==> flow/design.v <==
module LASER (
input CLK,
input RST,
input [3:0] X,
input [3:0] Y,
output reg [3:0] C1X,
output reg [3:0] C1Y,
output reg [3:0] C2X,
output reg [3:0] C2Y,
output reg DONE);
parameter LFSR_WIDTH = 10;
parameter [LFSR_WIDTH-1:0] threshold = 10'd150;
reg [LFSR_WIDTH-1:0] q;  
wire feedback;  
assign feedback = q[9] ^ q[6];
always @(posedge CLK) begin
    if (RST)
        q <= 10'h1;  
    else
        q <= {q[LFSR_WIDTH-2:0], feedback};  
end
wire [3:0] step;
assign step = (q[5])? 4'b0001: 4'b0010;   
reg [1:0] current_state;
reg [1:0] next_state;
parameter  INIT = 0;
parameter READ = 1;
parameter WALK = 2;
parameter OUTPUT = 3;
reg [5:0] cover_prev;  
reg [5:0] cover_current;  
reg [5:0] cover_max;  
reg [5:0] cnt;  
reg [3:0] corX [39:0];  
reg [3:0] corY [39:0];
reg [3:0] x1, y1, x2, y2;  
reg [3:0] tmpX1, tmpY1, tmpX2, tmpY2; 
reg [3:0] dx1, dy1, dx2, dy2;
reg [19:0] round;  
parameter MAX_ROUND = 20'd2000;
parameter [5:0] LAST = 6'd41;  
always @(posedge CLK) begin
  if (current_state == INIT) begin
    corX[cnt] <= X;
    corY[cnt] <= Y;
  end
  if (current_state == READ || next_state == READ) begin
    corX[cnt] <= X;
    corY[cnt] <= Y;
  end
end
always @(*) begin
  if (cnt == 6'd0 || cnt == LAST || next_state == READ || RST) begin
    dx1 = 4'd0; dy1 = 4'd0;
    dx2 = 4'd0; dy2 = 4'd0;
  end
  else if (next_state == WALK) begin
    dx1 = (tmpX1 > corX[cnt-6'd1])? tmpX1 - corX[cnt-6'd1] : corX[cnt-6'd1] - tmpX1;
    dy1 = (tmpY1 > corY[cnt-6'd1])? tmpY1 - corY[cnt-6'd1] : corY[cnt-6'd1] - tmpY1;
    dx2 = (tmpX2 > corX[cnt-6'd1])? tmpX2 - corX[cnt-6'd1] : corX[cnt-6'd1] - tmpX2;
    dy2 = (tmpY2 > corY[cnt-6'd1])? tmpY2 - corY[cnt-6'd1] : corY[cnt-6'd1] - tmpY2;
  end
  else begin
    dx1 = 4'd0; dy1 = 4'd0;
    dx2 = 4'd0; dy2 = 4'd0;
  end
end
always @(posedge CLK) begin
  if (RST)
    current_state <= INIT;
  else
    current_state <= next_state;
end
always @(*) begin
  case (current_state)
    INIT:
      next_state = (RST)? INIT: READ;
    READ:
      next_state = (cnt == 6'd39)? WALK: READ;
    WALK:  
      next_state = (round == MAX_ROUND)? OUTPUT: WALK;
    OUTPUT:
      next_state = INIT;
    default:
      next_state = INIT;
  endcase
end
always @(posedge CLK) begin
  if (RST)
    round <= 0;
  else if (current_state == OUTPUT)
    round <= 0;
  else if (current_state == WALK) begin
    if (cnt == LAST)
      round <= round + 1;
  end
end
always @(posedge CLK) begin
  if (RST) begin
    tmpX2 <= 4'd7; 
  end
  else if (current_state == OUTPUT) begin
    tmpX2 <= 4'd7;
  end
  else if (current_state == WALK && cnt == 6'd0) begin  
    if (q[5]) tmpX2 <= (x2+step < 16)? x2+step : 15; 
    else      tmpX2 <= (x2 > step) ? x2-step : 0;  
  end
end
always @(posedge CLK) begin
  if (RST) begin
    tmpY2 <= 4'd7;
  end
  else if (current_state == OUTPUT) begin
    tmpY2 <= 4'd7;
  end
  else if (current_state == WALK && cnt == 6'd0) begin  
    if (q[9]) tmpY2 <= (y2+step < 16)? y2+step : 15;
    else      tmpY2 <= (y2 > step)? y2-step : 0;  
  end
end
always @(posedge CLK) begin
  if (RST) begin
    tmpX1 <= 4'd7;
  end
  else if (current_state == OUTPUT) begin
    tmpX1 <= 4'd7;
  end
  else if (current_state == WALK && cnt == 6'd0) begin  
    if (q[0]) tmpX1 <= (x1+step < 16)? x1+step : 15;  
    else      tmpX1 <= (x1 > step)? x1-step : 0; 
  end
end
always @(posedge CLK) begin
  if (RST) begin
    tmpY1 <= 4'd7;
  end
  else if (current_state == OUTPUT) begin
    tmpY1 <= 4'd7;
  end
  else if (current_state == WALK && cnt == 6'd0) begin  
    if (q[3]) tmpY1 <= (y1+step < 16)? y1+step : 15; 
    else      tmpY1 <= (y1 > step)? y1-step : 0;  
  end
end
always @(posedge CLK) begin
  if (RST) begin
    x1 <= 4'd0; y1 <= 4'd0;
    x2 <= 4'd8; y2 <= 4'd8;
  end
  else if (current_state == OUTPUT) begin
    x1 <= 4'd0; y1 <= 4'd0;
    x2 <= 4'd8; y2 <= 4'd8;
  end
  else if (current_state == WALK) begin
    if (cnt == LAST) begin
      if(cover_current > cover_prev) begin
        x1 <= tmpX1; y1 <= tmpY1;
        x2 <= tmpX2; y2 <= tmpY2;
      end
      else begin  
        if (q < threshold) begin  
          x1 <= tmpX1; y1 <= tmpY1;
          x2 <= tmpX2; y2 <= tmpY2;
        end
      end
    end
  end
end
always @(posedge CLK) begin
  if (RST)
    cover_prev <= 6'd0;
  else if (current_state == OUTPUT)
    cover_prev <= 6'd0;
  else if (current_state == WALK) begin
    if(cnt == LAST) begin  
      if(cover_current > cover_prev)
        cover_prev <= cover_current;
      else begin  
        if (q < threshold)   
          cover_prev <= cover_current;
      end
    end
  end
end
always @(posedge CLK) begin
  if(RST)
    cover_current <= 6'd0;
  else if(next_state == OUTPUT)   
    cover_current <= 6'd0;
  else if(current_state == WALK) begin
    if(cnt > 0) begin
      if (cnt == LAST)
        cover_current <= 6'd0;
      else begin
        cover_current <= cover_current +
        ((dx1 + dy1 <= 4) || (dx1 == 3 && dy1 == 2) || (dx1 == 2 && dy1 == 3) ||
         (dx2 + dy2 <= 4) || (dx2 == 3 && dy2 == 2) || (dx2 == 2 && dy2 == 3));        
      end
    end
    else 
      cover_current <= 6'd0;
  end
  else
    cover_current <= 6'd0;
end
always @(posedge CLK) begin
  if(RST)
    cover_max <= 6'd0;
  else if(current_state == WALK) begin
    if(cnt == LAST) begin  
      if(cover_current > cover_max)
        cover_max <= cover_current;
    end
  end
  else if(current_state == OUTPUT)
    cover_max <= 0;
  else
    cover_max <= 0;
end
always @(posedge CLK) begin
  if (RST)
    cnt <= 0;
  else if (current_state == OUTPUT || next_state == OUTPUT)
    cnt <= 0;
  else if (next_state == READ)  
    cnt <= cnt + 1;
  else if (current_state == WALK) begin
      cnt <= (cnt == LAST)? 0: cnt+1;
  end
  else
    cnt <= 0;
end
always @(posedge CLK) begin
  if (RST) begin
    C1X <= 4'd7; C1Y <= 4'd7;
    C2X <= 4'd7; C2Y <= 4'd7;
  end
  else if (current_state == WALK) begin
    if(cnt == LAST) begin
      if(cover_current > cover_max) begin
        C1X <= tmpX1; C1Y <= tmpY1;
        C2X <= tmpX2; C2Y <= tmpY2;
      end
    end
  end
end
always @(posedge CLK) begin
  if(RST)
    DONE <= 1'b0;
  else if (next_state == OUTPUT)
    DONE <= 1'b1;
  else
    DONE <= 1'b0;
end
endmodule
* From RTL to reports: LASER *
Tool output for the design above, in the order of the flow.
Line numbers count from 1 in the design file above.
Cell names lack the library's common part.
Not given: -

design
  design top = LASER
  clock = CLK
  cell library = sky130hd
  corner = tt_025C_1v80

* Word level *
Counts by Yosys on the flattened word-level netlist (proc, flatten, opt, wreduce; memories kept). Register bits leave out memories and registers merged into their read ports (data or address). Print and check cells are left out.
Yosys's memory passes give these memory sizes; they may raise the number of words (mostly to a power of two), join words into wider ones and drop unused or constant bits.

storage and ports
  register bits = 105
  memory bits (writable) = 320
  memories = 2
  input bits = 10
  output and inout bits = 17
  cells after elaboration = 161

cells by class
  add/subtract/negate cells = 22
  order comparisons = 18
  equality and inequality tests = 17
  multiplexer cells = 51
  bitwise operators = 5
  reductions and logical operators = 26

memory list
  memory  depth  bits a word  rd ports  write ports  line  source
  corX    40     4            1         1            34    reg [3:0] corX [39:0];
  corY    40     4            1         1            35    reg [3:0] corY [39:0];

operators by type and width
  kind                                                    count
  two-way mux 4 bit                                       38
  == test 4 x 2 -> 1 bit with constant B                  8
  subtractor 4 bit                                        8
  two-way mux 6 bit                                       5
  adder 20 x 1 -> 20 bit with constant B                  1
  == test 20 x 11 -> 1 bit with constant B                1
  adder 4 x 2 -> 5 bit                                    4
  less-than comparator 5 bit with constant B              4
  subtractor 4 x 2 -> 4 bit                               4
  greater-than comparator 4 x 2 -> 1 bit                  4
  greater-than comparator 4 bit                           4
  greater-than comparator 6 bit                           2
  == test 6 bit with constant B                           2
  logical OR 1 bit                                        10
  less-than comparator 10 x 8 -> 1 bit with constant B    1
  adder 4 x 4 -> 5 bit                                    2
  <= comparator 5 x 3 -> 1 bit with constant B            2
  == test 2 bit with constant B                           4
  parallel mux 2 bit (select 4 bit)                       1
  OR reduction 2 bit                                      3
  AND reduction 3 bit                                     2
  adder 6 x 1 -> 6 bit                                    1
  adder 6 x 1 -> 6 bit with constant B                    1
  subtractor 6 x 1 -> 6 bit with constant B               1
  greater-than comparator 6 x 1 -> 1 bit with constant B  1
  logical NOT 6 bit                                       1
  logical AND 1 bit                                       5
  OR reduction 5 bit                                      1

Other operator kinds: 9; their cells: 18.

* Logic depth *
Longest topological path by Yosys (ltp), each cell counted once; first at word level (registers and memories cut), then after technology mapping (sequential cells cut; the memories' decode and read muxes count).

depth
  depth after elaboration = 15
  ABC_AREA = 0
  gate-level depth with buffers = 32

* Synthesis result *
The flow's flattened synthesis, as Yosys stat reports it; memories are mapped. The netlist is that of the ABC_AREA named above (0 if unset); the other value can give another one.

mapped netlist
  cells in the netlist = 1,374
  cell area after synthesis = 19,401.1 sq um
  sequential part of the area = 11,751.3 sq um
  mapped flip-flops = 427

cells by type
  type      count
  edfxtp_1  320
  mux4_2    96
  dfxtp_1   107
  ha_1      72
  nor2_1    144
  fa_1      18
  a21oi_1   57
  o21ai_0   52
  nand3_1   49
  inv_1     60
  o211ai_1  28
  nor2b_1   33
  nand2_1   54
  xor2_1    23
  mux2i_1   18
  xnor2_1   17
  clkbuf_1  36
  a211oi_1  15

Other cell types: 60; their cells: 175.

* Worst setup path after synthesis *
OpenSTA on the mapped netlist: ideal clock, no wires. The path of least setup slack (recovery checks aside). Input and output delay are each 20% of the period. Register names are those of the netlist, which keeps one name where synthesis merged equal registers.

timing path after synthesis
  path type = flip-flop to flip-flop
  start point = register cnt[0]
  end point = register cover_current[4]
  clock period = 6.0 ns
  library setup time = 0.121 ns
  data arrival time = 6.400 ns
  slack = -0.520 ns
  path delay = 6.521 ns
  stages on the path = 32
  path buffers = 6
  synthesis period reached = 6.52 ns

"path delay" is the arrival time less input delay plus setup time.
"stages on the path" counts driving pins, that of a launching flip-flop among them; a cell with two outputs on the path counts twice.
"synthesis period reached" = period - worst setup slack (recovery checks aside). The figure is calculated, with input and output delays left at 20% of the set period.
Between the ends stands the longest chain of elaborated cells between them, by number of cells; it is not shown to be the way that was timed. Of several equally long chains one is given.
Each line given opens the expression or statement behind the cell; cells for indexed reads and writes are added by Yosys, which also makes memories of some case tables.
At most two assigning lines are given for a register; there are more.

on the way, after synthesis
  cell sequence = dfxtp_1 buf_2 buf_6 buf_6 buf_2 inv_1 ha_1 buf_2 clkbuf_1 mux4_2 mux4_2 nor2_1 nor3_1 ha_1 fa_1 nand2b_1 a221oi_1 mux2i_1 nor2b_1 inv_1 fa_1 xor2_1 a21oi_1 nor3_1 a32o_1 a41oi_1 o41ai_2 ha_1 ha_1 nand3_1 xor2_1 nor2_1
  cells in the longest elaborated chain = 15
  elaborated cells on any way between the ends = 63
  those cells by class = add/sub: 12; compare: 7; eq/ne: 13; mux: 14; logic: 1; reduce/logical: 14; memory: 2

ends and longest elaborated chain, after synthesis
  what                               line  source
  start, declared                    33    reg [5:0] cnt;
  start, assigned                    227   cnt <= cnt + 1;
  start, assigned                    229   cnt <= (cnt == LAST)? 0: cnt+1;
  == test 6 bit                      79    next_state = (cnt == 6'd39)? WALK: READ;
  two-way mux 2 bit                  79
  parallel mux 2 bit (select 4 bit)  75    case (current_state)
  == test 2 x 1 -> 1 bit             53    if (cnt == 6'd0 || cnt == LAST || next_state == READ || RST) begin
  logical OR 1 bit x2                53
  two-way mux 4 bit                  53
  adder 4 x 4 -> 5 bit               197   ((dx1 + dy1 <= 4) || (dx1 == 3 && dy1 == 2) || (dx1 == 2 && dy1 == 3) ||
  <= comparator 5 x 3 -> 1 bit       197
  logical OR 1 bit x5                197
  adder 6 x 1 -> 6 bit               196   cover_current <= cover_current +
  end, assigned                      194   cover_current <= 6'd0;
  end, assigned                      196
  end, declared                      31    reg [5:0] cover_current;

* Path in the finished layout *
Path of least setup slack in the final report of run 1 (OpenROAD, finished layout, wires in). Where an end is a register, its clock arrival counts in the times.

timing path after layout
  path type = flip-flop to flip-flop
  start point = register cnt[0]
  end point = register cover_current[4]
  clock period = 5.98 ns
  library setup time = 0.05 ns
  data arrival time = 6.28 ns
  slack = 0.28 ns
  stages on the path = 27
  path buffers = 4

Between the ends stands the longest chain of elaborated cells between them, by number of cells; it is not shown to be the way that was timed. Of several equally long chains one is given.
At most two assigning lines are given for a register; there are more.

on the way, after layout
  cell sequence = dfxtp_4 inv_4 ha_4 buf_12 buf_16 buf_4 mux4_2 mux4_2 o22a_1 o21ai_2 ha_1 or2_2 o311a_4 nor2b_4 a2111oi_4 buf_4 fa_1 xor2_1 o21ai_0 a32o_1 a41oi_2 o41ai_2 ha_2 ha_4 nand3_2 xor2_1 nor2_1
  cells in the longest elaborated chain = 15
  elaborated cells on any way between the ends = 63
  those cells by class = add/sub: 12; compare: 7; eq/ne: 13; mux: 14; logic: 1; reduce/logical: 14; memory: 2

ends and longest elaborated chain, after layout
  what                               line  source
  start, declared                    33    reg [5:0] cnt;
  start, assigned                    227   cnt <= cnt + 1;
  start, assigned                    229   cnt <= (cnt == LAST)? 0: cnt+1;
  == test 6 bit                      79    next_state = (cnt == 6'd39)? WALK: READ;
  two-way mux 2 bit                  79
  parallel mux 2 bit (select 4 bit)  75    case (current_state)
  == test 2 x 1 -> 1 bit             53    if (cnt == 6'd0 || cnt == LAST || next_state == READ || RST) begin
  logical OR 1 bit x2                53
  two-way mux 4 bit                  53
  adder 4 x 4 -> 5 bit               197   ((dx1 + dy1 <= 4) || (dx1 == 3 && dy1 == 2) || (dx1 == 2 && dy1 == 3) ||
  <= comparator 5 x 3 -> 1 bit       197
  logical OR 1 bit x5                197
  adder 6 x 1 -> 6 bit               196   cover_current <= cover_current +
  end, assigned                      194   cover_current <= 6'd0;
  end, assigned                      196
  end, declared                      31    reg [5:0] cover_current;

Hand-over note for LASER

Below are 3 stored runs of the flow (Yosys, OpenROAD; platform sky130hd) on LASER, each with its settings and what was measured, unordered. Constraints: input delay and output delay 20% of the set period each, output load 0.01 pF.
"achieved clock period": clock period set for the run, less the worst setup slack. It is reckoned from that one timing run; input and output delays stay at 20% of the period that was set.
"time used up by the worst setup path" = time allowed to the worst setup path (clock period - input delay - output delay, where it has them) - its slack; a late launch clock adds to it, a late capture clock takes from it.
By "power consumption" is meant OpenSTA's value without simulated activity: inputs other than the clock are taken to toggle once in ten clock periods, and the tool carries that through the logic.
A setting shown as - is not set for that run.
A result given as - is not shown for that run.

name                                       run 1                   run 2                   run 3
ABC_AREA                                   0                       -                       0
CAP_MARGIN                                 30                      20                      20
CELL_PAD_IN_SITES_DETAIL_PLACEMENT         1                       -                       1
CORE_UTILIZATION                           35                      22                      71
CTS_CLUSTER_DIAMETER                       228                     -                       -
CTS_CLUSTER_SIZE                           98                      -                       98
GPL_TIMING_DRIVEN                          1                       -                       0
HOLD_SLACK_MARGIN                          0.12                    -                       0.12
MAX_ROUTING_LAYER                          met4                    -                       -
MIN_ROUTING_LAYER                          met1                    -                       -
SETUP_SLACK_MARGIN                         0.8                     -                       0.8
TNS_END_PERCENT                            55                      -                       -
period_ns                                  5.98                    5.86                    5.98
CORE_MARGIN                                2                       2                       2
SLEW_MARGIN                                20                      20                      20
mapped cell area after synthesis (sq um)   19,401.1                19,401.1                -
total die area (sq um)                     57,331.5                90,576.9                -
final design utilization                   0.4                     0.268                   -
worst setup slack after layout (ns)        0.279                   0.169                   -
power consumption (mW)                     5.703                   7.247                   -
achieved clock period (ns)                 5.701                   5.691                   -
time used up by the worst setup path (ns)  5.70                    5.69                    -
type of the worst setup path               flip-flop to flip-flop  flip-flop to flip-flop  -

Run 3: no results, clock tree synthesis failed with DPL-0033

End of note.
